==> flow/design.v <==
module cntwithen #(
    parameter BITWIDTH = 4  
) (
    input wire iClk,  
    input wire iRstN,  
    input wire iEn, 
    input wire iClr, 
    output reg [BITWIDTH - 1:0] oCnt
);
    always@(posedge iClk or negedge iRstN) begin
        if(~iRstN) begin
            oCnt <= 0;
        end else begin
            if(iClr) begin
                oCnt <= 0;
            end else begin
                oCnt <= oCnt + iEn;
            end
        end
    end
endmodule
module lsz # (
    parameter BITWIDTH = 4,
    parameter LOGBITWIDTH = $clog2(BITWIDTH)  
) (
    input wire [BITWIDTH - 1: 0] iGrey,  
    output wire [BITWIDTH - 1: 0] oOneHot,  
    output reg [LOGBITWIDTH - 1: 0] lszIdx  
);
    wire [BITWIDTH - 1: 0] tc;  
    genvar i;
    assign tc[0] = ~iGrey[0]; 
    generate 
        for (i = 1; i < BITWIDTH; i = i + 1) begin
            assign tc[i] = tc[i - 1] | ~iGrey[i];
        end
    endgenerate
    genvar j;
    assign oOneHot[0] = tc[0];
    generate 
        for(j = 1; j < BITWIDTH; j = j + 1) begin
            assign oOneHot[j] = tc[j - 1] ^ tc[j];
        end
    endgenerate
    always@(*) begin
        case(oOneHot)
            'd1 : lszIdx = 'd0;
            'd2 : lszIdx = 'd1;
            'd4 : lszIdx = 'd2;
            'd8 : lszIdx = 'd3;
            'd16 : lszIdx = 'd4;
            'd32 : lszIdx = 'd5;
            'd64 : lszIdx = 'd6;
            'd128 : lszIdx = 'd7;
            'd256 : lszIdx = 'd8;
            'd512 : lszIdx = 'd9;
            default : lszIdx = 'd0;
        endcase
    end
endmodule
module sobolrng_core #(
    parameter BITWIDTH = 8
) (
    input wire iClk,  
    input wire iRstN,  
    input wire iEn,
    input wire iClr,
    input wire [BITWIDTH - 1: 0] iOneHot,  
    input wire [BITWIDTH*BITWIDTH - 1: 0] dirVec,
    output reg [BITWIDTH - 1: 0] oRand  
);
    wire [BITWIDTH * BITWIDTH - 1: 0] orVec;
    wire [BITWIDTH - 1: 0] vec;
    assign orVec[BITWIDTH - 1: 0] = iOneHot[0] ? dirVec[BITWIDTH - 1: 0] : 0;
    genvar i;
    generate 
        for(i = 1; i < BITWIDTH; i = i + 1) begin
            assign orVec[(i+1)*BITWIDTH-1:i*BITWIDTH] = orVec[i*BITWIDTH-1:(i-1)*BITWIDTH] | (iOneHot[i] ? dirVec[(i+1)*BITWIDTH-1 : i*BITWIDTH] : 0);
        end
    endgenerate
    assign vec = orVec[BITWIDTH*BITWIDTH - 1: (BITWIDTH-1)*BITWIDTH];
    always@(posedge iClk or negedge iRstN) begin
        if(~iRstN) begin
            oRand <= 0;
        end else begin
            if(iClr) begin
                oRand <= 0;
            end else begin
                if(iEn) begin
                    oRand <= oRand ^ vec;
                end else begin 
                    oRand <= oRand;
                end 
            end 
        end
    end
endmodule
module sobolrng #(
    parameter BITWIDTH = 8
) (
    input wire iClk,  
    input wire iRstN,  
    input wire iEn, 
    input wire iClr, 
    output wire [BITWIDTH - 1: 0] sobolseq
);
    wire [BITWIDTH - 1: 0] cntNum;
    wire [BITWIDTH - 1: 0] oneHot;
    wire [BITWIDTH*BITWIDTH - 1: 0] dirVec;
    cntwithen #(
        .BITWIDTH(BITWIDTH)
    ) u_cntwithen (
        .iClk(iClk),
        .iRstN(iRstN),
        .iEn(iEn),
        .iClr(iClr),
        .oCnt(cntNum)
    );
    lsz #(
        .BITWIDTH(BITWIDTH)
    ) u_lsz (
        .iGrey(cntNum),
        .oOneHot(oneHot),
        .lszIdx()
    );
        assign dirVec[1*BITWIDTH-1 : 0*BITWIDTH] = 'd128;
        assign dirVec[2*BITWIDTH-1 : 1*BITWIDTH] = 'd64;
        assign dirVec[3*BITWIDTH-1 : 2*BITWIDTH] = 'd32;
        assign dirVec[4*BITWIDTH-1 : 3*BITWIDTH] = 'd16;
        assign dirVec[5*BITWIDTH-1 : 4*BITWIDTH] = 'd8;
        assign dirVec[6*BITWIDTH-1 : 5*BITWIDTH] = 'd4;
        assign dirVec[7*BITWIDTH-1 : 6*BITWIDTH] = 'd2;
        assign dirVec[8*BITWIDTH-1 : 7*BITWIDTH] = 'd1;
    sobolrng_core #(
        .BITWIDTH(BITWIDTH)
    ) u_sobolrng_core (
        .iClk(iClk),
        .iRstN(iRstN),
        .iEn(iEn),
        .iClr(iClr),
        .iOneHot(oneHot),
        .dirVec(dirVec),
        .oRand(sobolseq)
    );
endmodule
module parallelcnt (
    input wire iClk,
    input wire iRstN,
    input wire iA,
    input wire iB,
    output wire [1:0] oC
);
    assign oC = iA + iB;
endmodule
module uSADD #(
    parameter BINPUT = 2
) (
    input wire iClk,
    input wire iRstN, 
    input wire iA,
    input wire iB,
    output wire oC
);
    wire [BINPUT-1:0] PCout;
    reg [1:0] acc;
    parallelcnt u_parallelcnt (
        .iClk(iClk),
        .iRstN(iRstN),
        .iA(iA),
        .iB(iB),
        .oC(PCout)
    );
    always@(posedge iClk or negedge iRstN) begin
        if(~iRstN) begin
            acc <= 0;
        end else begin
            acc <= acc[0] + PCout;
        end
    end
    assign oC = acc[1];
endmodule
module uSSUB #(
    parameter BINPUT = 2
) (
    input wire iClk,
    input wire iRstN, 
    input wire iA,
    input wire iB,
    output wire oC
);
    wire [BINPUT-1:0] PCout;
    reg [1:0] acc;
    parallelcnt u_parallelcnt (
        .iClk(iClk),
        .iRstN(iRstN),
        .iA(iA),
        .iB(~iB),
        .oC(PCout)
    );
    always@(posedge iClk or negedge iRstN) begin
        if(~iRstN) begin
            acc <= 0;
        end else begin
            acc <= acc[0] + PCout;
        end
    end
    assign oC = acc[1];
endmodule
module uMUL_bi #(
    parameter BITWIDTH = 8
) (
    input wire iClk,
    input wire iRstN,
    input wire iA,
    input wire [BITWIDTH - 1: 0] iB,
    input wire loadB,
    input wire iClr,
    output reg oMult
);
    reg [BITWIDTH-1:0] iB_buff;  
    wire [BITWIDTH-1:0] sobolseqIn;
    wire [BITWIDTH-1:0] sobolseq;
    wire andTop;
    wire andBot;
    wire iA_inv = ~iA;
    always@(posedge iClk or negedge iRstN) begin
        if(~iRstN) begin
            iB_buff <= 0;
        end else begin
            if(loadB) begin
                iB_buff <= iB;
            end else begin
                iB_buff <= iB_buff;
            end
        end
    end
    sobolrng #(
        .BITWIDTH(BITWIDTH)
    ) u_sobolrngTop (
        .iClk(iClk),
        .iRstN(iRstN),
        .iEn(iA_inv), 
        .iClr(iClr),
        .sobolseq(sobolseqIn)
    );
    sobolrng #(
        .BITWIDTH(BITWIDTH)
    ) u_sobolrngBot (
        .iClk(iClk),
        .iRstN(iRstN),
        .iEn(iA), 
        .iClr(iClr),
        .sobolseq(sobolseq)
    );
    assign andTop = iA_inv & ~(iB_buff > sobolseqIn);
    assign andBot = iA & (iB_buff > sobolseq);
    always@(*) begin
        oMult <= andTop | andBot;
    end
endmodule
module uButterfly #(
    parameter BITWIDTH = 8,
              BINPUT = 2
) (
    input wire iClk,
    input wire iRstN,
    input wire loadW,
    input wire iClr,
    input wire iReal0,
    input wire iImg0,
    input wire iReal1,
    input wire iImg1,
    input wire [BITWIDTH-1:0] iwReal,
    input wire [BITWIDTH-1:0] iwImg,
    output wire oReal0,
    output wire oImg0,
    output wire oReal1,
    output wire oImg1
);
    wire eq_Real1_x_wReal;
    wire eq_Real1_x_wImg;
    wire eq_Img1_x_wReal;
    wire eq_Img1_x_wImg;
    wire scalerReal0;
    wire scalerImg0;
    wire real_eq;
    wire img_eq;
    reg biZero;
    always@(posedge iClk or negedge iRstN) begin
        if(~iRstN) begin 
            biZero <= 0;
        end else begin
            biZero <= ~biZero;
        end
    end
    uMUL_bi #(
        .BITWIDTH(BITWIDTH)
    )u_uMUL_bi_Real1_x_wReal (
        .iClk(iClk),
        .iRstN(iRstN),
        .iA(iReal1),
        .iB(iwReal),
        .loadB(loadW),
        .iClr(iClr),
        .oMult(eq_Real1_x_wReal)
    );
    uMUL_bi #(
        .BITWIDTH(BITWIDTH)
    ) u_uMUL_bi_Real1_x_wImg (
        .iClk(iClk),
        .iRstN(iRstN),
        .iA(iReal1),
        .iB(iwImg),
        .loadB(loadW),
        .iClr(iClr),
        .oMult(eq_Real1_x_wImg)
    );
    uMUL_bi #(
        .BITWIDTH(BITWIDTH)
    ) u_uMUL_bi_Img1_x_wReal (
        .iClk(iClk),
        .iRstN(iRstN),
        .iA(iImg1),
        .iB(iwReal),
        .loadB(loadW),
        .iClr(iClr),
        .oMult(eq_Img1_x_wReal)
    );
    uMUL_bi #(
        .BITWIDTH(BITWIDTH)
    ) u_uMUL_bi_Img1_x_wImg (
        .iClk(iClk),
        .iRstN(iRstN),
        .iA(iImg1),
        .iB(iwImg),
        .loadB(loadW),
        .iClr(iClr),
        .oMult(eq_Img1_x_wImg)
    );
    uSSUB #(
        .BINPUT(BINPUT)
    ) u_uSSUB_realeq (
        .iClk(iClk),
        .iRstN(iRstN),
        .iA(eq_Real1_x_wReal),
        .iB(eq_Img1_x_wImg),
        .oC(real_eq)
    );
    uSADD #(
        .BINPUT(BINPUT)
    ) u_uSADD_imgeq (
        .iClk(iClk),
        .iRstN(iRstN),
        .iA(eq_Real1_x_wImg),
        .iB(eq_Img1_x_wReal),
        .oC(img_eq) 
    );
    uSADD #(
        .BINPUT(BINPUT)
    ) u_uSADD_scalerReal (
        .iClk(iClk),
        .iRstN(iRstN),
        .iA(iReal0),
        .iB(biZero),
        .oC(scalerReal0)
    );
    uSADD #(
        .BINPUT(BINPUT)
    ) uSADD_scalerImg (
        .iClk(iClk),
        .iRstN(iRstN),
        .iA(iImg0),
        .iB(biZero),
        .oC(scalerImg0)
    );
    uSADD #(
        .BINPUT(BINPUT)
    ) u_uSADD_oReal0 (
        .iClk(iClk),
        .iRstN(iRstN),
        .iA(scalerReal0),
        .iB(real_eq),
        .oC(oReal0) 
    );
    uSADD #(
        .BINPUT(BINPUT)
    ) u_uSADD_oImg0 (
        .iClk(iClk),
        .iRstN(iRstN),
        .iA(scalerImg0),
        .iB(img_eq),
        .oC(oImg0) 
    );
    uSSUB #(
        .BINPUT(BINPUT)
    ) u_uSSUB_oReal1 (
        .iClk(iClk),
        .iRstN(iRstN),
        .iA(scalerReal0),
        .iB(real_eq),
        .oC(oReal1) 
    );
    uSSUB #(
        .BINPUT(BINPUT)
    ) u_uSSUB_oImg1 (
        .iClk(iClk),
        .iRstN(iRstN),
        .iA(scalerImg0),
        .iB(img_eq),
        .oC(oImg1) 
    );
endmodule
module uSFFT #(
    parameter BITWIDTH = 8,
    parameter BINPUT = 2
) (
    input wire iClk,
    input wire iRstN,
    input wire loadW,
    input wire iClr,
    input wire iAReal0,
    input wire iAImg0,
    input wire iAReal1,
    input wire iAImg1,
    input wire iBReal0,
    input wire iBImg0,
    input wire iBReal1,
    input wire iBImg1,
    input wire [BITWIDTH-1:0] iwReal,
    input wire [BITWIDTH-1:0] iwImg,
    output wire oCReal0,
    output wire oCImg0,
    output wire oCReal1,
    output wire oCImg1,
    output wire oDReal0,
    output wire oDImg0,
    output wire oDReal1,
    output wire oDImg1
);
    wire mid1_Real0;
    wire mid1_Img0;
    wire mid1_Real1;
    wire mid1_Img1;
    wire mid2_Real0;
    wire mid2_Img0;
    wire mid2_Real1;
    wire mid2_Img1;
    uButterfly #(
        .BITWIDTH(BITWIDTH),
        .BINPUT(BINPUT)
    ) u_uButterfly_in1 (
        .iClk(iClk),
        .iRstN(iRstN),
        .loadW(loadW),
        .iClr(iClr),
        .iReal0(iAReal0),
        .iImg0(iAImg0),
        .iReal1(iAReal1),
        .iImg1(iAImg1),
        .iwReal(iwReal),
        .iwImg(iwImg),
        .oReal0(mid1_Real0),
        .oImg0(mid1_Img0),
        .oReal1(mid1_Real1),
        .oImg1(mid1_Img1)
    );
    uButterfly #(
        .BITWIDTH(BITWIDTH),
        .BINPUT(BINPUT)
    ) u_uButterfly_in2 (
        .iClk(iClk),
        .iRstN(iRstN),
        .loadW(loadW),
        .iClr(iClr),
        .iReal0(iBReal0),
        .iImg0(iBImg0),
        .iReal1(iBReal1),
        .iImg1(iBImg1),
        .iwReal(iwReal),
        .iwImg(iwImg),
        .oReal0(mid2_Real0),
        .oImg0(mid2_Img0),
        .oReal1(mid2_Real1),
        .oImg1(mid2_Img1)
    );
    uButterfly #(
        .BITWIDTH(BITWIDTH),
        .BINPUT(BINPUT)
    ) u_uButterfly_out13 (
        .iClk(iClk),
        .iRstN(iRstN),
        .loadW(loadW),
        .iClr(iClr),
        .iReal0(mid1_Real0),
        .iImg0(mid1_Img0),
        .iReal1(mid2_Real0),
        .iImg1(mid2_Img0),
        .iwReal(iwReal),
        .iwImg(iwImg),
        .oReal0(oCReal0),
        .oImg0(oCImg0),
        .oReal1(oCReal1),
        .oImg1(oCImg1)
    );
    uButterfly #(
        .BITWIDTH(BITWIDTH),
        .BINPUT(BINPUT)
    ) u_uButterfly_out24 (
        .iClk(iClk),
        .iRstN(iRstN),
        .loadW(loadW),
        .iClr(iClr),
        .iReal0(mid1_Real1),
        .iImg0(mid1_Img1),
        .iReal1(mid2_Real1),
        .iImg1(mid2_Img1),
        .iwReal(iwReal),
        .iwImg(iwImg),
        .oReal0(oDReal0),
        .oImg0(oDImg0),
        .oReal1(oDReal1),
        .oImg1(oDImg1)
    );
endmodule
## Reports on uSFFT

Tool output for the design above, in the order of the flow.
Lines are those of the file above, counted from 1.
Operators carry their Yosys type and port widths (W data, S select, Z words).
Library cell names are shortened.
The mark - stands for no value.

- Design top: uSFFT
- Clock port: iClk
- Standard-cell library: sky130hd
- Library corner: tt_025C_1v80

## Word level

Source: Yosys, flattened and elaborated, memories not mapped. Widths are those after wreduce. Registers that Yosys merges into a memory's read port (data or address) are not register bits. Print and check cells do not count. Equal cells are merged and count once.

- Register bits: 596
- Output and inout bits: 8
- Word-level cells: 1646

- Reductions and logical operators: 8
- Bitwise operators: 1048
- Equal/unequal tests: 8
- Mux-type cells: 352
- Magnitude comparators: 32
- Add/subtract/negate cells: 96

Operators by type and width:

| kind | number |
|---|---|
| $mux W8 | 128 |
| $not A1 Y1 | 296 |
| $add A8 B1 Y8 | 32 |
| $or A8 B1 Y8 | 32 |
| $or A8 B2 Y8 | 32 |
| $or A8 B3 Y8 | 32 |
| $or A8 B4 Y8 | 32 |
| $or A8 B5 Y8 | 32 |
| $or A8 B6 Y8 | 32 |
| $or A8 B7 Y8 | 32 |
| $gt A8 B8 Y1 | 32 |
| $xor A8 B8 Y8 | 32 |
| $or A1 B1 Y1 | 240 |
| $xor A1 B1 Y1 | 224 |
| $mux W7 | 32 |
| $mux W6 | 32 |
| $mux W5 | 32 |
| $mux W4 | 32 |
| $mux W3 | 32 |
| $add A1 B1 Y2 | 32 |
| $add A1 B2 Y2 | 32 |
| $mux W2 | 32 |
| $and A1 B1 Y1 | 32 |
| $mux W1 | 32 |
| $ne A2 B2 Y1 const B | 8 |
| $reduce_bool A2 Y1 | 8 |

## Logic depth

Depth = most cells in a row (Yosys ltp): at word level without a register or memory, in the mapped netlist without a sequential cell, where the memories' decode and read muxes count.

- Depth in word-level cells: 14
- ABC_AREA: 0
- Mapped depth: 9
- Depth with buffers taken out: 9

## Mapped cells and area

The flow's flattened synthesis, as Yosys stat reports it; memories are mapped. The netlist is that of the ABC_AREA named above (0 if unset); the other value can give another one.
Totals and module areas in this step are rounded.

Cells by type:

| type | number | total area (um^2) |
|---|---|---|
| dfrtp_1 | 596 | 1.49E+04 |
| ha_1 | 320 | 4003.84 |
| xnor2_1 | 212 | 1.86E+03 |
| nor2_1 | 336 | 1261.21 |
| inv_1 | 287 | 1.08E+03 |
| a21oi_1 | 197 | 985.946 |
| or3_1 | 142 | 888.352 |
| o21ai_0 | 169 | 845.811 |
| xor2_1 | 95 | 832.048 |
| fa_1 | 32 | 640.614 |
| nor2b_1 | 102 | 638.112 |
| nand4_1 | 87 | 544.272 |
| nor3b_1 | 72 | 540.518 |
| nand3_1 | 102 | 510.49 |
| nand2_1 | 101 | 379.114 |
| nor3_1 | 68 | 340.326 |
| o211ai_1 | 31 | 232.723 |
| clkbuf_1 | 61 | 228.97 |

Not listed: further types 31, cells in them 209.

- Cell count: 3219
- Buffer cells: 76
- Flip-flops: 596
- Mapped area: 32000 um^2
- Sequential area: 15000 um^2

The figures by module come from a second, unflattened synthesis with its own total; it is not the netlist above.

- Cell total of the unflattened synthesis: 5748
- Area (unflattened synthesis): 54000 um^2

Rows give one instance, submodules left out.

Modules:

| module | area (um^2) | cells | instances |
|---|---|---|---|
| sobolrng_core (BITWIDTH=8) | 760 | 82 | 32 |
| cntwithen (BITWIDTH=8) | 360 | 34 | 32 |
| uMUL_bi (BITWIDTH=8) | 690 | 74 | 16 |
| lsz (BITWIDTH=8) | 120 | 19 | 32 |
| uSADD (BINPUT=2) | 71 | 4 | 20 |
| uSSUB (BINPUT=2) | 75 | 5 | 12 |
| parallelcnt | 13 | 1 | 32 |
| sobolrng (BITWIDTH=8) | 7.5 | 2 | 32 |
| uButterfly | 29 | 2 | 4 |
| uSFFT | 0.0 | 0 | 1 |

## Worst setup path after synthesis

Source: OpenSTA report_checks on the synthesized netlist (no wires, ideal clock, input and output delay 20% of the period each), path of least setup slack; recovery checks are left aside. Register names are those of the netlist, which keeps one name where synthesis merged equal registers.

- Path type: register to register
- Start point: reg (name not given)
- End point: reg u_uButterfly_out13.u_uSSUB_realeq.acc[0]
- Arrival time: 2.473 ns
- Stages on the path: 8
- Slack: 1.413 ns
- Period: 4.0 ns
- Launch time at the first pin: 0.000 ns
- Data required time: 3.886 ns
- Setup time: 0.114 ns
- Delay of the path: 2.587 ns
- Synthesis period reached: 2.587 ns

"delay of the path" = arrival - input delay + setup time.
"stages on the path" counts driving pins, that of a launching flip-flop among them; a cell with two outputs on the path counts twice.
"synthesis period reached" is the clock period less the worst setup slack; recovery checks do not enter. This is arithmetic on one report: input and output delays are still those of the set period (20% each).
The rows between start and end are the longest chain of elaborated cells between them; the timing report does not say that the signal goes this way. Where chains are equally long, one stands for them.
Each line given opens the expression or statement behind the cell; cells for indexed reads and writes are added by Yosys, which also makes memories of some case tables.

- Path through: dfrtp_1 -> ha_1 -> a211oi_1 -> nor2_1 -> o221a_2 -> or4_1 -> fa_1 -> inv_1
- Cells in the longest elaborated chain: 7
- Elaborated cells between the ends (all ways): 9
- Those cells by class: add/sub: 2; compare: 2; logic: 5

Ends and longest elaborated chain, post-synthesis:

| what | RTL line | source |
|---|---|---|
| $gt A8 B8 Y1 | 255 | `assign andTop = iA_inv & ~(iB_buff > sobolseqIn);` |
| $not A1 Y1 | 255 |  |
| $and A1 B1 Y1 | 255 |  |
| $or A1 B1 Y1 | 258 | `oMult <= andTop \| andBot;` |
| $not A1 Y1 | 197 | `.iB(~iB),` |
| $add A1 B1 Y2 | 153 | `assign oC = iA + iB;` |
| $add A1 B2 Y2 | 204 | `acc <= acc[0] + PCout;` |
| end: assignment | 202 | `acc <= 0;` |
| end: assignment | 204 |  |
| end: declaration | 192 | `reg [1:0] acc;` |

## Worst path after layout

From the final timing report of run A: the path of least setup slack in the routed layout; clock arrival at registers is part of the times.

- Path type: register to register
- Start point: reg (name not given)
- End point: reg u_uButterfly_in2.u_uSADD_imgeq.acc[0]
- Arrival time: 3.39 ns
- Stages on the path: 7
- Data required time: 4.48 ns
- Period: 4.0 ns
- Slack: 1.08 ns
- Launch time at the first pin: 0.60 ns
- Setup time: 0.13 ns

The rows between start and end are the longest chain of elaborated cells between them; the timing report does not say that the signal goes this way. Where chains are equally long, one stands for them.

- Path through: dfrtp_1 -> ha_1 -> a211oi_1 -> nor2_1 -> o221a_2 -> or4_1 -> fa_1
- Cells in the longest elaborated chain: 6
- Elaborated cells between the ends (all ways): 8
- Those cells by class: add/sub: 2; compare: 2; logic: 4

Ends and longest elaborated chain, after layout:

| what | RTL line | source |
|---|---|---|
| $gt A8 B8 Y1 | 255 | `assign andTop = iA_inv & ~(iB_buff > sobolseqIn);` |
| $not A1 Y1 | 255 |  |
| $and A1 B1 Y1 | 255 |  |
| $or A1 B1 Y1 | 258 | `oMult <= andTop \| andBot;` |
| $add A1 B1 Y2 | 153 | `assign oC = iA + iB;` |
| $add A1 B2 Y2 | 177 | `acc <= acc[0] + PCout;` |
| end: assignment | 175 | `acc <= 0;` |
| end: assignment | 177 |  |
| end: declaration | 165 | `reg [1:0] acc;` |

Subject: uSFFT on sky130hd, stored results

Hello all,

Measured data: module uSFFT, platform sky130hd, 2 stored runs of the flow under differing settings, order arbitrary. Input and output delays are each 20% of the period that was set; the output load is 0.01 pF.
By "achieved clock period" is meant the clock period of the run minus its worst setup slack. This is arithmetic on one report: input and output delays are still those of the set period (20% each).
By "worst path time" is meant the share of the clock period that the worst setup path is allowed (20% is reserved at inputs, 20% at outputs), minus its slack. Clock arrival times at its registers enter into it.
Measured values are rounded.

### Run A

==> flow/run.sh <==
#!/bin/bash
# the make line also repeats the synthesis and layout settings of config.mk as NAME=value (left out here)
make -C /OpenROAD-flow-scripts/flow DESIGN_CONFIG=/design/flow/config.mk WORK_HOME=/design/flow/orfs CLKGATE_MAP_FILE= finish
==> flow/config.mk <==
export PLATFORM = sky130hd
export DESIGN_NAME = uSFFT
export DESIGN_NICKNAME = uSFFT
export VERILOG_FILES = /design/flow/design.v
export SDC_FILE = /design/flow/constraint.sdc
export NUM_CORES = 4
export LEC_CHECK = 0
export CAP_MARGIN = 30
export CORE_MARGIN = 2
export CORE_UTILIZATION = 40
export PLACE_DENSITY = 0.55
export SLEW_MARGIN = 20
export TNS_END_PERCENT = 20
==> flow/constraint.sdc <==
create_clock -name core_clock -period 4.0 [get_ports {iClk}]
set_input_delay 0.8000 -clock core_clock [delete_from_list [all_inputs] [get_ports {iClk}]]
set_output_delay 0.8000 -clock core_clock [all_outputs]
set_load 0.01 [all_outputs]

Results of run A:
- Chip area in the Yosys report: 32000 um^2
- Overall die area: 83000 um^2
- Std-cell area (final layout): 37000 um^2
- Utilization after layout: 0.46
- Worst slack on setup checks: 1.1 ns
- Setup total negative slack: 0.000 ns
- Achieved clock period: 2.918 ns
- Worst path time: 2.92 ns
- Class of the worst setup path: register to register

### Run B

==> flow/run.sh <==
#!/bin/bash
# the make line also repeats the synthesis and layout settings of config.mk as NAME=value (left out here)
make -C /OpenROAD-flow-scripts/flow DESIGN_CONFIG=/design/flow/config.mk WORK_HOME=/design/flow/orfs CLKGATE_MAP_FILE= finish
==> flow/config.mk <==
export PLATFORM = sky130hd
export DESIGN_NAME = uSFFT
export DESIGN_NICKNAME = uSFFT
export VERILOG_FILES = /design/flow/design.v
export SDC_FILE = /design/flow/constraint.sdc
export NUM_CORES = 4
export LEC_CHECK = 0
export CAP_MARGIN = 20
export CORE_MARGIN = 2
export CORE_UTILIZATION = 40
export SLEW_MARGIN = 20
==> flow/constraint.sdc <==
create_clock -name core_clock -period 4.0 [get_ports {iClk}]
set_input_delay 0.8000 -clock core_clock [delete_from_list [all_inputs] [get_ports {iClk}]]
set_output_delay 0.8000 -clock core_clock [all_outputs]
set_load 0.01 [all_outputs]

Results of run B:
- Chip area in the Yosys report: 32000 um^2
- Overall die area: 83000 um^2
- Std-cell area (final layout): 37000 um^2
- Utilization after layout: 0.46
- Worst slack on setup checks: 1.0 ns
- Setup total negative slack: 0.000 ns
- Achieved clock period: 2.975 ns
- Worst path time: 2.98 ns
- Class of the worst setup path: register to register

Thanks
